==> flow/design.v <==
module C2(d00, d01, d10, d11, a1, b1, a0, b0, out);
	input d00, d01, d10, d11, a1, b1, a0, b0;
	output out;
	wire s1, s0;
	assign s1 = a1 || b1;
	assign s0 = a0 && b0;
	assign out = {s1, s0} == 2'b00 ? d00:
	     	{s1, s0} == 2'b01 ? d01:
	     	{s1, s0} == 2'b10 ? d10: d11;
endmodule
module Not(x, nx);
input x;
output nx;
C2 myc2(1'b1, 1'b1, 1'b1, 1'b0, x, x, x, x, nx);
endmodule
module Xor(a, b, c, out);
input a, b, c;
output out;
wire nc;
Not mynot(c, nc);
C2 myc2(c, nc, nc, c, a, b, a, b, out);
endmodule
module Co(a, b, c, out);
input a, b, c;
output out;
C2 myc2(1'b0, c, c, 1'b1, a, b, a, b, out);
endmodule
module FA(a, b, ci, co, res);
input a, b, ci;
output co, res;
Xor myxor(a, b, ci, res);
Co myco(a, b, ci, co);
endmodule
module And1bit(a, b, res);
input a, b;
output res;
C2 myc2(1'b0, 1'b0, 1'b0, 1'b1, a, b, a, b, res);
endmodule
module And5bit(a, b, res);
input [4:0] a, b;
output [4:0] res;
C2 myc21(1'b0, 1'b0, 1'b0, 1'b1, a[4], b[4], a[4], b[4], res[4]);
C2 myc22(1'b0, 1'b0, 1'b0, 1'b1, a[3], b[3], a[3], b[3], res[3]);
C2 myc23(1'b0, 1'b0, 1'b0, 1'b1, a[2], b[2], a[2], b[2], res[2]);
C2 myc24(1'b0, 1'b0, 1'b0, 1'b1, a[1], b[1], a[1], b[1], res[1]);
C2 myc25(1'b0, 1'b0, 1'b0, 1'b1, a[0], b[0], a[0], b[0], res[0]);
endmodule
module Or1bit(a0, a1, a2, a3, a4, a5, out);
input a0, a1, a2, a3, a4, a5;
output out;
wire w1, w2, w3, w4;
C2 myc21(1'b0, 1'b1, 1'b1, 1'b1, a0, a1, a0, a1, w1);
C2 myc22(1'b0, 1'b1, 1'b1, 1'b1, a2, a3, a2, a3, w2);
C2 myc23(1'b0, 1'b1, 1'b1, 1'b1, a4, a5, a4, a5, w3);
C2 myc24(1'b0, 1'b1, 1'b1, 1'b1, w1, w2, w1, w2, w4);
C2 myc25(1'b0, 1'b1, 1'b1, 1'b1, w4, w3, w4, w3, out);
endmodule
module Adder11(a, b, out);
	input [9:0] a, b;
	output [10:0] out;
	wire [10:0] c;
	FA FA1(a[0], b[0], 1'b0, c[0], out[0]);
	FA FA2(a[1], b[1], c[0], c[1], out[1]);
	FA FA3(a[2], b[2], c[1], c[2], out[2]);
	FA FA4(a[3], b[3], c[2], c[3], out[3]);
	FA FA5(a[4], b[4], c[3], c[4], out[4]);
	FA FA6(a[5], b[5], c[4], c[5], out[5]);
	FA FA7(a[6], b[6], c[5], c[6], out[6]);
	FA FA8(a[7], b[7], c[6], c[7], out[7]);
	FA FA9(a[8], b[8], c[7], c[8], out[8]);
	FA FA10(a[9], b[9], c[8], c[9], out[9]);
	FA FA11(a[9], b[9], c[9], c[10], out[10]);
endmodule	 
module Adder12(a, b, out);
	input [10:0] a, b;
	output [11:0] out;
	wire [11:0] c;
	FA FA1(a[0], b[0], 1'b0, c[0], out[0]);
	FA FA2(a[1], b[1], c[0], c[1], out[1]);
	FA FA3(a[2], b[2], c[1], c[2], out[2]);
	FA FA4(a[3], b[3], c[2], c[3], out[3]);
	FA FA5(a[4], b[4], c[3], c[4], out[4]);
	FA FA6(a[5], b[5], c[4], c[5], out[5]);
	FA FA7(a[6], b[6], c[5], c[6], out[6]);
	FA FA8(a[7], b[7], c[6], c[7], out[7]);
	FA FA9(a[8], b[8], c[7], c[8], out[8]);
	FA FA10(a[9], b[9], c[8], c[9], out[9]);
	FA FA11(a[10], b[10], c[9], c[10], out[10]); 
	FA FA12(a[10], b[10], c[10], c[11], out[11]);
endmodule	 
module Abs #(parameter N = 5) (a, signbit, out);
    input[N-1:0] a;
    input signbit;
    output[N-1:0] out;
    wire [10:0] tmpout;
    wire[N-1:0] not_a;
    wire co;
    genvar i;
    generate
        for (i = 0; i < N; i = i + 1) begin
            Xor xor_ins(a[i], signbit, 1'b0, not_a[i]);
        end
    endgenerate
   Adder11 adder1 ({{(10-N){1'b0}}, not_a}, {{9{1'b0}}, signbit}, tmpout);
   assign out = tmpout[N-1:0];
endmodule
module Cell(input xn, am, Sin, Cin, output Cout, Sout);
  wire t;
  And1bit myand1(xn, am, t);
  wire xortmp;
  Xor myxor(t, Sin, Cin, Sout);
  Xor myxor3(Sin, Cin, 1'b0, t1);
  And1bit myand2(t, t1, t2);
  And1bit myand3(Cin, Sin, t3);
  Or1bit myor1(t2, t3, 1'b0, 1'b0, 1'b0, 1'b0, Cout);
endmodule
module Multiplier(a_2, x_2, out);
  parameter m = 5;
  parameter n = 5;
  output [m+n-1:0] out;
  wire [m+n-1:0] product;
  input [m-1:0] a_2;
  input [n-1:0] x_2;
  wire [m-1:0] a;
  wire [n-1:0] x;
  Abs #(m) a1(a_2, a_2[m - 1], a);
  Abs #(m) a2(x_2, x_2[m - 1], x);
  wire c_partial[m*n:0] ;
  wire s_partial[m*n:0] ;
  genvar i;
  generate
    for(i=0; i<m; i=i+1)
    begin
      Cell mycell(x[0], a[i], 1'b0, 1'b0, c_partial[i], s_partial[i]);
    end
  endgenerate
  genvar j, k;
  generate
    for(k=0; k<n-1; k=k+1)
    begin
      for(j=0; j<m-1; j=j+1)
      begin
  	 Cell mycell2(x[k + 1], a[j], s_partial[m*(k + 1) + j - m + 1], c_partial[m*(k+1)+j-m], c_partial[m*(k+1)+j], s_partial[m*(k+1)+j]);
      end
    end
  endgenerate
  genvar z;
  generate
    for(z=0; z<n-1; z=z+1)
    begin
      Cell c_middle_last_col(x[z+1], a[+(m-1)], 1'b0, c_partial[m*(z+1)+(m-1)-m], c_partial[m*(z+1)+(m-1)], s_partial[m*(z+1)+(m-1)]);
    end
  endgenerate
  wire c_last_partial[m-1:0] ;
  wire s_last_partial[m-2:0] ;
  assign c_last_partial[0] = 1'b0;
  genvar l;
  generate
    for(l=0; l<m-1; l=l+1)
    begin
      FA c_last(c_partial[(n-1)*m+l], s_partial[(n-1)*m+l+1], c_last_partial[l], c_last_partial[l+1], s_last_partial[l]);
    end
  endgenerate
  generate
    for(i=0; i<n; i=i+1)
    begin
      assign product[i] = s_partial[m*i];
    end
  endgenerate
  generate
    for(i=n; i<n+m-1; i=i+1)
    begin
      assign product[i] = s_last_partial[i-n];
    end
  endgenerate
  assign product[m+n-1] = c_last_partial[m-2];
  wire signbit_res;
  Xor xor1(a_2[m-1], x_2[n-1], 1'b0, signbit_res);
  Abs #(m+n) newAbs(product, signbit_res, out);
endmodule
module Mux2to1(a, b, sel, c);
	input [4:0] a, b;
	input sel;
	output [4:0] c;
	C2 myc2(a[0], a[0], b[0], b[0], sel, sel, sel, sel, c[0]); 
	C2 myc21(a[1], a[1], b[1], b[1], sel, sel, sel, sel, c[1]);
	C2 myc22(a[2], a[2], b[2], b[2], sel, sel, sel, sel, c[2]);
	C2 myc23(a[3], a[3], b[3], b[3], sel, sel, sel, sel, c[3]);
	C2 myc24(a[4], a[4], b[4], b[4], sel, sel, sel, sel, c[4]);
endmodule    
module iszer(A, out);
input [4:0] A;
output out;
Or1bit myOr1(A[4], A[3], A[2], A[1], A[0], 1'b0, out);
endmodule
module reg5bit(a, en, clk, rst, out);
input clk, rst, en;
input [4:0] a;
output [4:0] out;
wire b4, b3, b2, b1, b0;
S2 reg4(out[4], a[4], 1'b0, 1'b0, 1'b0, 1'b0, en, en, rst, clk, b4);
S2 reg3(out[3], a[3], 1'b0, 1'b0, 1'b0, 1'b0, en, en, rst, clk, b3);
S2 reg2(out[2], a[2], 1'b0, 1'b0, 1'b0, 1'b0, en, en, rst, clk, b2);
S2 reg1(out[1], a[1], 1'b0, 1'b0, 1'b0, 1'b0, en, en, rst, clk, b1);
S2 reg0(out[0], a[0], 1'b0, 1'b0, 1'b0, 1'b0, en, en, rst, clk, b0);
assign out = {b4, b3, b2, b1, b0};
endmodule
module reg10bit(A, clk, rst, out);
input clk, rst;
input [9:0] A;
output [9:0] out;
wire b9, b8, b7, b6, b5, b4, b3, b2, b1, b0;
S2 reg9(A[9], 1'b0, 1'b0, 1'b0, 1'b0, 1'b0, 1'b0, 1'b0, rst, clk, b9);
S2 reg8(A[8], 1'b0, 1'b0, 1'b0, 1'b0, 1'b0, 1'b0, 1'b0,  rst, clk, b8);
S2 reg7(A[7], 1'b0, 1'b0, 1'b0, 1'b0, 1'b0, 1'b0, 1'b0,  rst, clk, b7);
S2 reg6(A[6], 1'b0, 1'b0, 1'b0, 1'b0, 1'b0, 1'b0, 1'b0,  rst, clk, b6);
S2 reg5(A[5], 1'b0, 1'b0, 1'b0, 1'b0, 1'b0, 1'b0, 1'b0, rst, clk, b5);
S2 reg4(A[4], 1'b0, 1'b0, 1'b0, 1'b0, 1'b0, 1'b0, 1'b0,  rst, clk, b4);
S2 reg3(A[3], 01'b0, 1'b0, 1'b0, 1'b0, 1'b0, 1'b0, 1'b0,  rst, clk, b3);
S2 reg2(A[2], 1'b0, 1'b0, 1'b0, 1'b0, 1'b0, 1'b0, 1'b0,  rst, clk, b2);
S2 reg1(A[1], 01'b0, 1'b0, 1'b0, 1'b0, 1'b0, 1'b0, 1'b0,  rst, clk, b1);
S2 reg0(A[0], 01'b0, 1'b0, 1'b0, 1'b0, 1'b0, 1'b0, 1'b0,  rst, clk, b0);
assign out = {b9, b8, b7, b6, b5, b4, b3, b2, b1, b0};
endmodule
module S2(d00, d01, d10, d11, a1, b1, a0, b0, clr, clk, out);
input d00, d01, d10, d11, a1, b1, a0, b0, clr, clk;
output reg out;
wire s1, s0, d;
assign s1 = a1 || b1;
assign s0 = a0 && b0;
assign d = {s1, s0} == 2'b00 ? d00 :
	   {s1, s0} == 2'b01 ? d01 :
	   {s1, s0} == 2'b10 ? d10 : d11;
always@(posedge clk) begin
	if (clr) out <= 1'b0;
	else out <= d;
end
endmodule
module Actfun(A, out);
input [11:0] A;
output [4:0] out;
wire lb;
wire[11:0] B;
assign lb = A[11];
C2 c0(A[11], 1'b0, 1'b0, 1'b0, lb, lb, lb, lb, B[11]);
C2 c1(A[10], 1'b0, 1'b0, 1'b0, lb, lb, lb, lb, B[10]);
C2 c2(A[9], 1'b0, 1'b0, 1'b0, lb, lb, lb, lb, B[9]);
C2 c3(A[8], 1'b0, 1'b0, 1'b0, lb, lb, lb, lb, B[8]);
C2 c4(A[7], 1'b0, 1'b0, 1'b0, lb, lb, lb, lb, B[7]);
C2 c5(A[6], 1'b0, 1'b0, 1'b0, lb, lb, lb, lb, B[6]);
C2 c6(A[5], 1'b0, 1'b0, 1'b0, lb, lb, lb, lb, B[5]);
C2 c7(A[4], 1'b0, 1'b0, 1'b0, lb, lb, lb, lb, B[4]);
C2 c8(A[3], 1'b0, 1'b0, 1'b0, lb, lb, lb, lb, B[3]);
C2 c9(A[2], 1'b0, 1'b0, 1'b0, lb, lb, lb, lb, B[2]);
C2 c10(A[1], 1'b0, 1'b0, 1'b0, lb, lb, lb, lb, B[1]);
C2 c11(A[0], 1'b0, 1'b0, 1'b0, lb, lb, lb, lb, B[0]);
assign out = {B[11], B[6:3]};
endmodule
module PU(x1, w1, x2, w2, x3, w3, x4, w4, clk, rst, out);
input [4:0] x1, x2, x3, x4, w1, w2, w3, w4;
input clk, rst;
output [4:0] out;
wire [9:0] mres1, mres2, mres3, mres4, mreg1, mreg2, mreg3, mreg4;
wire [10:0] addres1, addres2;
wire [11:0] addres3;
Multiplier mul1(x1, w1, mres1);
Multiplier mul2(x2, w2, mres2);
Multiplier mul3(x3, w3, mres3);
Multiplier mul4(x4, w4, mres4);
reg10bit reg1(mres1, clk, rst, mreg1);
reg10bit reg2(mres2, clk, rst, mreg2);
reg10bit reg3(mres3, clk, rst, mreg3);
reg10bit reg4(mres4, clk, rst, mreg4);
Adder11 add1(mreg1, mreg2, addres1);
Adder11 add2(mreg3, mreg4, addres2);
Adder12 add3(addres1, addres2, addres3);
Actfun myfun(addres3, out);
endmodule
module DataPath(clk, rst, ix1, ix2, ix3, ix4, ieps, wen, wene, sel, zer, out);
input clk, rst, wen, wene, sel;
input [4:0] ix1, ix2, ix3, ix4, ieps;
output zer;
output [4:0] out;
wire [4:0] xp1, xp2, xp3, xp4, w1, w2, w3, w4, x1, x2, x3, x4, eps, initx1, initx2, initx3, initx4;
wire zx1, zx2, zx3, zx4, nsel;
Mux2to1 mux1(ix1, xp1, sel, w1);
Mux2to1 mux2(ix2, xp2, sel, w2);
Mux2to1 mux3(ix3, xp3, sel, w3);
Mux2to1 mux4(ix4, xp4, sel, w4);
Not Not1(sel, nsel);
reg5bit my_x1(w1, wen, clk, rst, x1);
reg5bit my_x2(w2, wen, clk, rst, x2);
reg5bit my_x3(w3, wen, clk, rst, x3);
reg5bit my_x4(w4, wen, clk, rst, x4);
reg5bit my_ix1(ix1, nsel, clk, rst, initx1);
reg5bit my_ix2(ix2, nsel, clk, rst, initx2);
reg5bit my_ix3(ix3, nsel, clk, rst, initx3);
reg5bit my_ix4(ix4, nsel, clk, rst, initx4);
reg5bit my_eps(ieps, wene, clk, rst, eps);
wire [4:0] one2c = 4'b01000;
PU PU1(x1, one2c, x2, eps, x3, eps, x4, eps, clk, rst, xp1);
PU PU2(x1, eps, x2, one2c, x3, eps, x4, eps, clk, rst, xp2);
PU PU3(x1, eps, x2, eps, x3, one2c, x4, eps, clk, rst, xp3);
PU PU4(x1, eps, x2, eps, x3, eps, x4, one2c, clk, rst, xp4);
iszer zerx1(x1, zx1);
iszer zerx2(x2, zx2);
iszer zerx3(x3, zx3);
iszer zerx4(x4, zx4);
wire [4:0] resx1, resx2, resx3, resx4;
And5bit myand1({5{zx1}}, initx1, resx1);
And5bit myand2({5{zx2}}, initx2, resx2);
And5bit myand3({5{zx3}}, initx3, resx3);
And5bit myand4({5{zx4}}, initx4, resx4);
Or1bit myor1(resx1[0], resx2[0], resx3[0], resx4[0], 1'b0, 1'b0, out[0]);
Or1bit myor2(resx1[1], resx2[1], resx3[1], resx4[1], 1'b0, 1'b0, out[1]);
Or1bit myor3(resx1[2], resx2[2], resx3[2], resx4[2], 1'b0, 1'b0, out[2]);
Or1bit myor4(resx1[3], resx2[3], resx3[3], resx4[3], 1'b0, 1'b0, out[3]);
Or1bit myor5(resx1[4], resx2[4], resx3[4], resx4[4], 1'b0, 1'b0, out[4]);
wire rega1, rega2, rega3, rega4, rega5, rega6;
And1bit myand5(zx1, zx2, rega1);
And1bit myand6(zx1, zx3, rega2);
And1bit myand7(zx1, zx4, rega3);
And1bit myand8(zx2, zx3, rega4);
And1bit myand9(zx2, zx4, rega5);
And1bit myand10(zx3, zx4, rega6);
Or1bit mynewor(rega1, rega2, rega3, rega4, rega5, rega6, zer);
endmodule
module controller(clk, rst, start, zer, wen, wenep, sel, done);
	input clk, rst, start, zer;
	output wen, wenep, sel, done;
	wire Q1, Q2, Q3, Q21, Q22, Q23, Q31, Q32, wen2;
	S2 newQ1(1'b0, 1'b1, 1'b0, 1'b0, Q1, zer, Q2, Q3, rst, clk, Q1);
	C2 newQ21(1'b0, 1'b0, 1'b1, 1'b0, Q2, Q2, Q3, Q3, Q21);
	C2 newQ22(1'b0, 1'b0, 1'b0, 1'b1, Q2, Q2, zer, zer, Q22);
	C2 newQ23(1'b0, 1'b1, 1'b0, 1'b0, Q2, start, Q3, Q3, Q23);
	S2 newQ2(Q23, Q23, 1'b1, 1'b1, Q21, Q22, 1'b1, 1'b1, rst, clk, Q2);
	C2 newQ31(1'b0, 1'b0, 1'b1, 1'b0, Q2, Q2, Q3, Q3, Q31);
	C2 newQ32(1'b0, 1'b1, 1'b0, 1'b0, Q1, Q2, start, start, Q32);
	S2 newQ3(1'b0, 1'b0, 1'b1, 1'b1, Q31, Q32, 1'b1, 1'b1, rst, clk, Q3);
	C2 newwen1(1'b0, 1'b1, 1'b0, 1'b0, Q1, Q2, Q3, Q3, wenep);
	C2 newwen2(1'b0, 1'b1, 1'b0, 1'b0, Q1, Q1, Q2, Q3, sel);
	C2 newwen(1'b0, 1'b0, 1'b1, 1'b1, wenep, sel, 1'b1, 1'b1, wen);
	C2 newdone(1'b0, 1'b1, 1'b0, 1'b0, Q2, Q3, Q1, Q1, done);
endmodule
module maxfinder(clk, rst, start, x1, x2, x3, x4, eps, done, result);
input clk, start, rst;
input [4:0] x1, x2, x3, x4, eps;
output done;
output [4:0] result;
wire wen, wenep, sel, zer;
DataPath datapath(clk, rst, x1, x2, x3, x4, eps, wen, wenep, sel, zer, result);
controller con(clk, rst, start, zer, wen, wenep, sel, done);
endmodule
Lab notebook: maxfinder

### Tool chain data of maxfinder

Each step is given for the RTL above and for the edited RTL.
"before" refers to lines of the RTL above, "after" to lines of the edited file.
"change": "after" minus "before" as printed here. "rel. change": 100 x difference / "before".
Operators carry their Yosys type and port widths (W data, S select, Z words).
The mark n/a stands for no value.

| set-up | value |
|---|---|
| top module | maxfinder |
| clock input | clk |
| cell library | sky130hd |
| timing corner | tt_025C_1v80 |

### Diff

The edit as a unified diff against the file above.
A script made this edit. It changes what the design does and was not meant as an optimisation.

```diff
@@ -233,6 +233,5 @@
 	   {s1, s0} == 2'b10 ? d10 : d11;
 always@(posedge clk) begin
-	if (clr) out <= 1'b0;
-	else out <= d;
+	out <= d;
 end
 endmodule
```

### After elaboration

Yosys after proc, flatten, opt, wreduce and memory -nomap, before mapping. Memory bits, and registers merged into a memory's read port (data or address), are not among the register bits. Print and check cells are not counted.

Storage and ports:

| item | before | after | change | rel. change (%) |
|---|---|---|---|---|
| register bits | 128 | 128 | 0 | 0.00 |
| bits in latches | 0 | 0 | 0 | n/a |
| bits in writable memories | 0 | 0 | 0 | n/a |
| bits in read-only memories | 0 | 0 | 0 | n/a |
| clocked read ports x word width | 0 | 0 | 0 | n/a |
| memory cells | 0 | 0 | 0 | n/a |
| input bits | 28 | 28 | 0 | 0.00 |
| output and inout port bits | 6 | 6 | 0 | 0.00 |
| cells after elaboration | 12111 | 12101 | -10 | -0.08 |

Operators by class:

| item | before | after | change | rel. change (%) |
|---|---|---|---|---|
| $add $sub $neg | 0 | 0 | 0 | n/a |
| $mul | 0 | 0 | 0 | n/a |
| div/mod/pow operators | 0 | 0 | 0 | n/a |
| $lt $le $gt $ge | 0 | 0 | 0 | n/a |
| equality and inequality tests | 2308 | 2308 | 0 | 0.00 |
| shift-type cells | 0 | 0 | 0 | n/a |
| muxes and demuxes | 5711 | 5711 | 0 | 0.00 |
| bitwise logic cells | 0 | 0 | 0 | n/a |
| reduce/logical cells | 3964 | 3954 | -10 | -0.25 |

Operators with widths:

| operator | before | after | change | rel. change (%) |
|---|---|---|---|---|
| $reduce_or A2 Y1 | 10 | 0 | -10 | -100.00 |
| $mux W1 | 5711 | 5711 | 0 | 0.00 |
| $logic_not A2 Y1 | 2004 | 2004 | 0 | 0.00 |
| $eq A2 B1 Y1 const B | 1157 | 1157 | 0 | 0.00 |
| $eq A2 B2 Y1 const B | 1151 | 1151 | 0 | 0.00 |
| $logic_or A1 B1 Y1 | 978 | 978 | 0 | 0.00 |
| $logic_and A1 B1 Y1 | 972 | 972 | 0 | 0.00 |

### Depth

Depth = most cells in a row (Yosys ltp): at word level without a register or memory, in the mapped netlist without a sequential cell, where the memories' decode and read muxes count.

Depth:

| item | before | after | change | rel. change (%) |
|---|---|---|---|---|
| depth after elaboration | 125 | 125 | 0 | 0.00 |
| ABC_AREA | 0 | 0 | n/a | n/a |
| depth in mapped cells | 31 | 29 | -2 | -6.45 |

### Mapped cells and area

Source: synth_stat.txt of the flow (Yosys; design flattened, memories mapped). It holds for the ABC_AREA given above (unset counts as 0); a run with the other value may have another netlist.

Cell types:

| cell type | before | after | change | rel. change (%) |
|---|---|---|---|---|
| sky130_fd_sc_hd__nor2b_1 | 57 | 4 | -53 | -92.98 |
| sky130_fd_sc_hd__dfxtp_1 | 116 | 71 | -45 | -38.79 |
| sky130_fd_sc_hd__edfxtp_1 | 0 | 45 | +45 | n/a |
| sky130_fd_sc_hd__nand2_1 | 114 | 70 | -44 | -38.60 |
| sky130_fd_sc_hd__a21oi_1 | 76 | 46 | -30 | -39.47 |
| sky130_fd_sc_hd__and2_1 | 71 | 99 | +28 | +39.44 |
| sky130_fd_sc_hd__clkbuf_1 | 37 | 22 | -15 | -40.54 |
| sky130_fd_sc_hd__inv_1 | 228 | 214 | -14 | -6.14 |
| sky130_fd_sc_hd__nor3_1 | 15 | 5 | -10 | -66.67 |
| sky130_fd_sc_hd__a222oi_1 | 8 | 0 | -8 | -100.00 |
| sky130_fd_sc_hd__a21o_1 | 9 | 2 | -7 | -77.78 |
| sky130_fd_sc_hd__nor2_1 | 55 | 49 | -6 | -10.91 |
| sky130_fd_sc_hd__a22o_1 | 0 | 6 | +6 | n/a |
| sky130_fd_sc_hd__ha_1 | 234 | 229 | -5 | -2.14 |
| sky130_fd_sc_hd__a31oi_1 | 9 | 4 | -5 | -55.56 |
| sky130_fd_sc_hd__o21a_1 | 1 | 6 | +5 | +500.00 |
| sky130_fd_sc_hd__a211oi_1 | 12 | 8 | -4 | -33.33 |
| sky130_fd_sc_hd__or3_1 | 6 | 2 | -4 | -66.67 |

Not every row of either side is listed.

Synthesis totals:

| item | before | after | change | rel. change (%) |
|---|---|---|---|---|
| standard cells after synthesis | 1384 | 1180 | -204 | -14.74 |
| chip area (Yosys) (µm²) | 12532.0 | 11808.8 | -723.2 | -5.77 |
| flip-flop cells | 116 | 116 | 0 | 0.00 |

The figures by module come from a second, unflattened synthesis with its own total; it is not the netlist above.

Second synthesis, totals:

| item | before | after | change | rel. change (%) |
|---|---|---|---|---|
| cells (unflattened synthesis) | 33578 | 33370 | -208 | -0.62 |
| area (unflattened synthesis) (µm²) | 282229.4 | 279366.7 | -2862.7 | -1.01 |

Rows give one instance, submodules left out.

By module, before:

| module | times used | cells | area (µm²) | sequential area (µm²) |
|---|---|---|---|---|
| C2 | 7782 | 3 | 30.0 | 0.0 |
| Not | 1865 | 2 | 7.5 | 0.0 |
| S2 | 208 | 5 | 63.8 | 20.0 |
| And1bit | 1206 | 2 | 7.5 | 0.0 |
| Co | 728 | 2 | 7.5 | 0.0 |
| Or1bit | 410 | 2 | 7.5 | 0.0 |
| Cell | 400 | 1 | 3.8 | 0.0 |
| reg10bit | 16 | 11 | 78.8 | 0.0 |
| reg5bit | 9 | 6 | 41.3 | 0.0 |
| Adder11 | 56 | 1 | 3.8 | 0.0 |
| Abs (N=5) | 32 | 1 | 3.8 | 0.0 |
| Abs (N=10) | 16 | 1 | 3.8 | 0.0 |
| Multiplier | 16 | 1 | 3.8 | 0.0 |
| And5bit | 4 | 2 | 7.5 | 0.0 |

before: Further modules, not shown: 10.

By module, after:

| module | times used | cells | area (µm²) | sequential area (µm²) |
|---|---|---|---|---|
| C2 | 7782 | 3 | 30.0 | 0.0 |
| Not | 1865 | 2 | 7.5 | 0.0 |
| S2 | 208 | 4 | 50.0 | 20.0 |
| And1bit | 1206 | 2 | 7.5 | 0.0 |
| Co | 728 | 2 | 7.5 | 0.0 |
| Or1bit | 410 | 2 | 7.5 | 0.0 |
| Cell | 400 | 1 | 3.8 | 0.0 |
| reg10bit | 16 | 11 | 78.8 | 0.0 |
| reg5bit | 9 | 6 | 41.3 | 0.0 |
| Adder11 | 56 | 1 | 3.8 | 0.0 |
| Abs (N=5) | 32 | 1 | 3.8 | 0.0 |
| Abs (N=10) | 16 | 1 | 3.8 | 0.0 |
| Multiplier | 16 | 1 | 3.8 | 0.0 |
| And5bit | 4 | 2 | 7.5 | 0.0 |

after: Further modules, not shown: 10.

### Worst setup path after synthesis

Source: OpenSTA report_checks on the synthesized netlist (no wires, ideal clock, input and output delay 20% of the period each), path of least setup slack; recovery checks are left aside. Register names are those of the netlist, which keeps one name where synthesis merged equal registers.

Timing path after synthesis:

| item | before | after | change | rel. change (%) |
|---|---|---|---|---|
| kind | reg2reg | reg2reg | n/a | n/a |
| start point | register (name not given) | register (name not given) | n/a | n/a |
| end point | register datapath.my_x1.reg1.out | register datapath.my_x1.reg2.out | n/a | n/a |
| period (ns) | 9.0 | 9.0 | 0.0 | 0.00 |
| time at the first pin (ns) | 0.000 | 0.000 | 0.000 | n/a |
| arrival time (ns) | 5.812 | 5.719 | -0.093 | -1.60 |
| required time (ns) | 8.900 | 8.866 | -0.034 | -0.38 |
| path slack (ns) | 3.088 | 3.147 | +0.059 | n/a |
| path delay (ns) | 5.912 | 5.853 | -0.059 | -1.00 |
| stages | 25 | 22 | -3 | -12.00 |
| path buffers | 0 | 0 | 0 | n/a |
| synthesis period reached (ns) | 5.912 | 5.853 | -0.059 | -1.00 |

"path delay" is the arrival time less input delay plus setup time.
"stages" counts driving pins, that of a launching flip-flop among them; a cell with two outputs on the path counts twice.
"synthesis period reached" is the clock period less the worst setup slack; recovery checks do not enter. This is arithmetic on one report: input and output delays are still those of the set period (20% each).
Between the ends stands the longest chain of elaborated cells between them, by number of cells; it is not shown to be the way that was timed. Of several equally long chains one is given.
A line is the first line of the expression or statement that the cell stems from. Yosys adds cells for indexed reads and writes and turns some case tables into memories.

| between the ends, after synthesis, before | value |
|---|---|
| cell sequence | sky130_fd_sc_hd__dfxtp_1 sky130_fd_sc_hd__inv_1 sky130_fd_sc_hd__ha_1 sky130_fd_sc_hd__ha_1 sky130_fd_sc_hd__a211oi_1 sky130_fd_sc_hd__fa_1 sky130_fd_sc_hd__inv_1 sky130_fd_sc_hd__fa_1 sky130_fd_sc_hd__fa_1 sky130_fd_sc_hd__fa_1 sky130_fd_sc_hd__fa_1 sky130_fd_sc_hd__inv_1 sky130_fd_sc_hd__fa_1 sky130_fd_sc_hd__fa_1 sky130_fd_sc_hd__inv_1 sky130_fd_sc_hd__ha_1 sky130_fd_sc_hd__a21boi_0 sky130_fd_sc_hd__o31a_1 sky130_fd_sc_hd__ha_1 sky130_fd_sc_hd__a21oi_1 sky130_fd_sc_hd__o21ai_0 sky130_fd_sc_hd__a21oi_1 sky130_fd_sc_hd__nor2_1 sky130_fd_sc_hd__a211o_1 sky130_fd_sc_hd__a2111oi_4 |
| length of the longest elaborated chain | 54 |
| elaborated cells between the ends (all ways) | 220 |

RTL lines, path after synthesis, before:

| item | line | text |
|---|---|---|
| $logic_and A1 B1 Y1 | 6 | `assign s0 = a0 && b0;` |
| $eq A2 B2 Y1 | 9 | `{s1, s0} == 2'b10 ? d10: d11;` |
| $mux W1 | 9 |  |
| $mux W1 | 8 | `{s1, s0} == 2'b01 ? d01:` |
| $mux W1 | 7 | `assign out = {s1, s0} == 2'b00 ? d00:` |
| $eq A2 B2 Y1 | 9 |  |
| $mux W1 | 9 |  |
| (+40 left out) | n/a |  |
| $mux W1 | 7 |  |
| $logic_not A2 Y1 | 7 |  |
| $mux W1 | 7 |  |
| $mux W1 | 8 |  |
| $mux W1 | 7 |  |
| $mux W1 | 232 | `{s1, s0} == 2'b01 ? d01 :` |
| $mux W1 | 231 | `assign d = {s1, s0} == 2'b00 ? d00 :` |
| end, assigned | 235 | `if (clr) out <= 1'b0;` |
| end, assigned | 236 | `else out <= d;` |
| end, declared | 227 | `output reg out;` |

| between the ends, after synthesis, after | value |
|---|---|
| cell sequence | sky130_fd_sc_hd__dfxtp_1 sky130_fd_sc_hd__inv_1 sky130_fd_sc_hd__ha_1 sky130_fd_sc_hd__ha_1 sky130_fd_sc_hd__a211oi_1 sky130_fd_sc_hd__fa_1 sky130_fd_sc_hd__inv_1 sky130_fd_sc_hd__fa_1 sky130_fd_sc_hd__fa_1 sky130_fd_sc_hd__fa_1 sky130_fd_sc_hd__fa_1 sky130_fd_sc_hd__inv_1 sky130_fd_sc_hd__fa_1 sky130_fd_sc_hd__fa_1 sky130_fd_sc_hd__inv_1 sky130_fd_sc_hd__ha_1 sky130_fd_sc_hd__o311a_1 sky130_fd_sc_hd__ha_1 sky130_fd_sc_hd__or4_1 sky130_fd_sc_hd__o41ai_1 sky130_fd_sc_hd__nor2b_1 sky130_fd_sc_hd__a22o_1 |
| length of the longest elaborated chain | 54 |
| elaborated cells between the ends (all ways) | 220 |

RTL lines, path after synthesis, after:

| item | line | text |
|---|---|---|
| $logic_and A1 B1 Y1 | 6 | `assign s0 = a0 && b0;` |
| $eq A2 B2 Y1 | 9 | `{s1, s0} == 2'b10 ? d10: d11;` |
| $mux W1 | 9 |  |
| $mux W1 | 8 | `{s1, s0} == 2'b01 ? d01:` |
| $mux W1 | 7 | `assign out = {s1, s0} == 2'b00 ? d00:` |
| $eq A2 B2 Y1 | 9 |  |
| $mux W1 | 9 |  |
| (+40 left out) | n/a |  |
| $mux W1 | 7 |  |
| $logic_not A2 Y1 | 7 |  |
| $mux W1 | 7 |  |
| $mux W1 | 8 |  |
| $mux W1 | 7 |  |
| $mux W1 | 232 | `{s1, s0} == 2'b01 ? d01 :` |
| $mux W1 | 231 | `assign d = {s1, s0} == 2'b00 ? d00 :` |
| end, assigned | 235 | `out <= d;` |
| end, declared | 227 | `output reg out;` |

### Worst path after layout

Path of least setup slack in the final report of each run of set A (OpenROAD, finished layout, wires in). Where an end is a register, its clock arrival counts in the times.

Timing path post-layout:

| item | before | after | change | rel. change (%) |
|---|---|---|---|---|
| kind | reg2reg | reg2reg | n/a | n/a |
| start point | register (name not given) | register (name not given) | n/a | n/a |
| end point | register datapath.my_x1.reg1.out | register datapath.my_x1.reg2.out | n/a | n/a |
| period (ns) | 6.57 | 6.57 | 0.00 | 0.00 |
| time at the first pin (ns) | 0.42 | 0.42 | 0.00 | 0.00 |
| arrival time (ns) | 6.57 | 6.55 | -0.02 | -0.30 |
| required time (ns) | 6.90 | 6.87 | -0.03 | -0.43 |
| path slack (ns) | 0.33 | 0.32 | -0.01 | n/a |
| stages | 25 | 22 | -3 | -12.00 |
| path buffers | 0 | 0 | 0 | n/a |

Between the ends stands the longest chain of elaborated cells between them, by number of cells; it is not shown to be the way that was timed. Of several equally long chains one is given.

| between the ends, post-layout, before | value |
|---|---|
| cell sequence | sky130_fd_sc_hd__dfxtp_2 sky130_fd_sc_hd__inv_1 sky130_fd_sc_hd__ha_1 sky130_fd_sc_hd__ha_1 sky130_fd_sc_hd__a211oi_2 sky130_fd_sc_hd__fa_2 sky130_fd_sc_hd__inv_1 sky130_fd_sc_hd__fa_1 sky130_fd_sc_hd__fa_2 sky130_fd_sc_hd__fa_1 sky130_fd_sc_hd__fa_1 sky130_fd_sc_hd__inv_1 sky130_fd_sc_hd__fa_1 sky130_fd_sc_hd__fa_2 sky130_fd_sc_hd__inv_1 sky130_fd_sc_hd__ha_1 sky130_fd_sc_hd__a21boi_1 sky130_fd_sc_hd__o31a_1 sky130_fd_sc_hd__ha_1 sky130_fd_sc_hd__a21oi_2 sky130_fd_sc_hd__o21ai_0 sky130_fd_sc_hd__a21oi_1 sky130_fd_sc_hd__nor2_1 sky130_fd_sc_hd__a211o_1 sky130_fd_sc_hd__a2111oi_4 |
| length of the longest elaborated chain | 54 |
| elaborated cells between the ends (all ways) | 220 |

RTL lines, path post-layout, before:

| item | line | text |
|---|---|---|
| $logic_and A1 B1 Y1 | 6 | `assign s0 = a0 && b0;` |
| $eq A2 B2 Y1 | 9 | `{s1, s0} == 2'b10 ? d10: d11;` |
| $mux W1 | 9 |  |
| $mux W1 | 8 | `{s1, s0} == 2'b01 ? d01:` |
| $mux W1 | 7 | `assign out = {s1, s0} == 2'b00 ? d00:` |
| $eq A2 B2 Y1 | 9 |  |
| $mux W1 | 9 |  |
| (+40 left out) | n/a |  |
| $mux W1 | 7 |  |
| $logic_not A2 Y1 | 7 |  |
| $mux W1 | 7 |  |
| $mux W1 | 8 |  |
| $mux W1 | 7 |  |
| $mux W1 | 232 | `{s1, s0} == 2'b01 ? d01 :` |
| $mux W1 | 231 | `assign d = {s1, s0} == 2'b00 ? d00 :` |
| end, assigned | 235 | `if (clr) out <= 1'b0;` |
| end, assigned | 236 | `else out <= d;` |
| end, declared | 227 | `output reg out;` |

| between the ends, post-layout, after | value |
|---|---|
| cell sequence | sky130_fd_sc_hd__dfxtp_1 sky130_fd_sc_hd__inv_1 sky130_fd_sc_hd__ha_1 sky130_fd_sc_hd__ha_1 sky130_fd_sc_hd__a211oi_1 sky130_fd_sc_hd__fa_1 sky130_fd_sc_hd__inv_1 sky130_fd_sc_hd__fa_1 sky130_fd_sc_hd__fa_1 sky130_fd_sc_hd__fa_1 sky130_fd_sc_hd__fa_1 sky130_fd_sc_hd__inv_1 sky130_fd_sc_hd__fa_1 sky130_fd_sc_hd__fa_1 sky130_fd_sc_hd__inv_1 sky130_fd_sc_hd__ha_1 sky130_fd_sc_hd__o311a_1 sky130_fd_sc_hd__ha_1 sky130_fd_sc_hd__or4_1 sky130_fd_sc_hd__o41ai_2 sky130_fd_sc_hd__nor2b_2 sky130_fd_sc_hd__a22o_1 |
| length of the longest elaborated chain | 54 |
| elaborated cells between the ends (all ways) | 220 |

RTL lines, path post-layout, after:

| item | line | text |
|---|---|---|
| $logic_and A1 B1 Y1 | 6 | `assign s0 = a0 && b0;` |
| $eq A2 B2 Y1 | 9 | `{s1, s0} == 2'b10 ? d10: d11;` |
| $mux W1 | 9 |  |
| $mux W1 | 8 | `{s1, s0} == 2'b01 ? d01:` |
| $mux W1 | 7 | `assign out = {s1, s0} == 2'b00 ? d00:` |
| $eq A2 B2 Y1 | 9 |  |
| $mux W1 | 9 |  |
| (+40 left out) | n/a |  |
| $mux W1 | 7 |  |
| $logic_not A2 Y1 | 7 |  |
| $mux W1 | 7 |  |
| $mux W1 | 8 |  |
| $mux W1 | 7 |  |
| $mux W1 | 232 | `{s1, s0} == 2'b01 ? d01 :` |
| $mux W1 | 231 | `assign d = {s1, s0} == 2'b00 ? d00 :` |
| end, assigned | 235 | `out <= d;` |
| end, declared | 227 | `output reg out;` |

### Layout results

Both versions went through the flow (Yosys, OpenROAD) with the same settings in each pair. Constraints: input delay and output delay 20% of the set period each, output load 0.01 pF.

| flow settings, set A | value |
|---|---|
| CORE_UTILIZATION | 40 |
| period_ns | 6.57 |
| CAP_MARGIN | 20 |
| CORE_MARGIN | 2 |
| SLEW_MARGIN | 20 |

Results, set A:

| item | before | after | change | rel. change (%) |
|---|---|---|---|---|
| chip area in the Yosys report (µm²) | 12532.0 | 11808.8 | -723.2 | -5.77 |
| area of the die (µm²) | 32761.0 | 30912.7 | -1848.3 | -5.64 |
| post-layout utilization (%) | 45.4 | 45.8 | +0.4 | n/a |
| worst setup slack after layout (ns) | 0.327 | 0.322 | -0.005 | n/a |
| total negative slack (ns) | 0.000 | 0.000 | 0.000 | n/a |
| period achieved (ns) | 6.243 | 6.248 | +0.005 | +0.08 |

| flow settings, set B | value |
|---|---|
| CAP_MARGIN | 20 |
| CELL_PAD_IN_SITES_DETAIL_PLACEMENT | 0 |
| CELL_PAD_IN_SITES_GLOBAL_PLACEMENT | 3 |
| CORE_ASPECT_RATIO | 0.78 |
| CORE_UTILIZATION | 30 |
| CTS_CLUSTER_DIAMETER | 164 |
| GPL_ROUTABILITY_DRIVEN | 1 |
| SETUP_SLACK_MARGIN | 1.46 |
| TNS_END_PERCENT | 70 |
| period_ns | 5.84 |
| CORE_MARGIN | 2 |
| SLEW_MARGIN | 20 |

Results, set B:

| item | before | after | change | rel. change (%) |
|---|---|---|---|---|
| chip area in the Yosys report (µm²) | 12532.0 | 11808.8 | -723.2 | -5.77 |
| area of the die (µm²) | 43437.3 | 40977.8 | -2459.5 | -5.66 |
| post-layout utilization (%) | 37.8 | 38.1 | +0.3 | n/a |
| worst setup slack after layout (ns) | 0.215 | 0.463 | +0.248 | n/a |
| total negative slack (ns) | 0.000 | 0.000 | 0.000 | n/a |
| period achieved (ns) | 5.625 | 5.377 | -0.248 | -4.41 |

"period achieved" means the clock period less the worst setup slack. The figure is calculated, with input and output delays left at 20% of the set period.
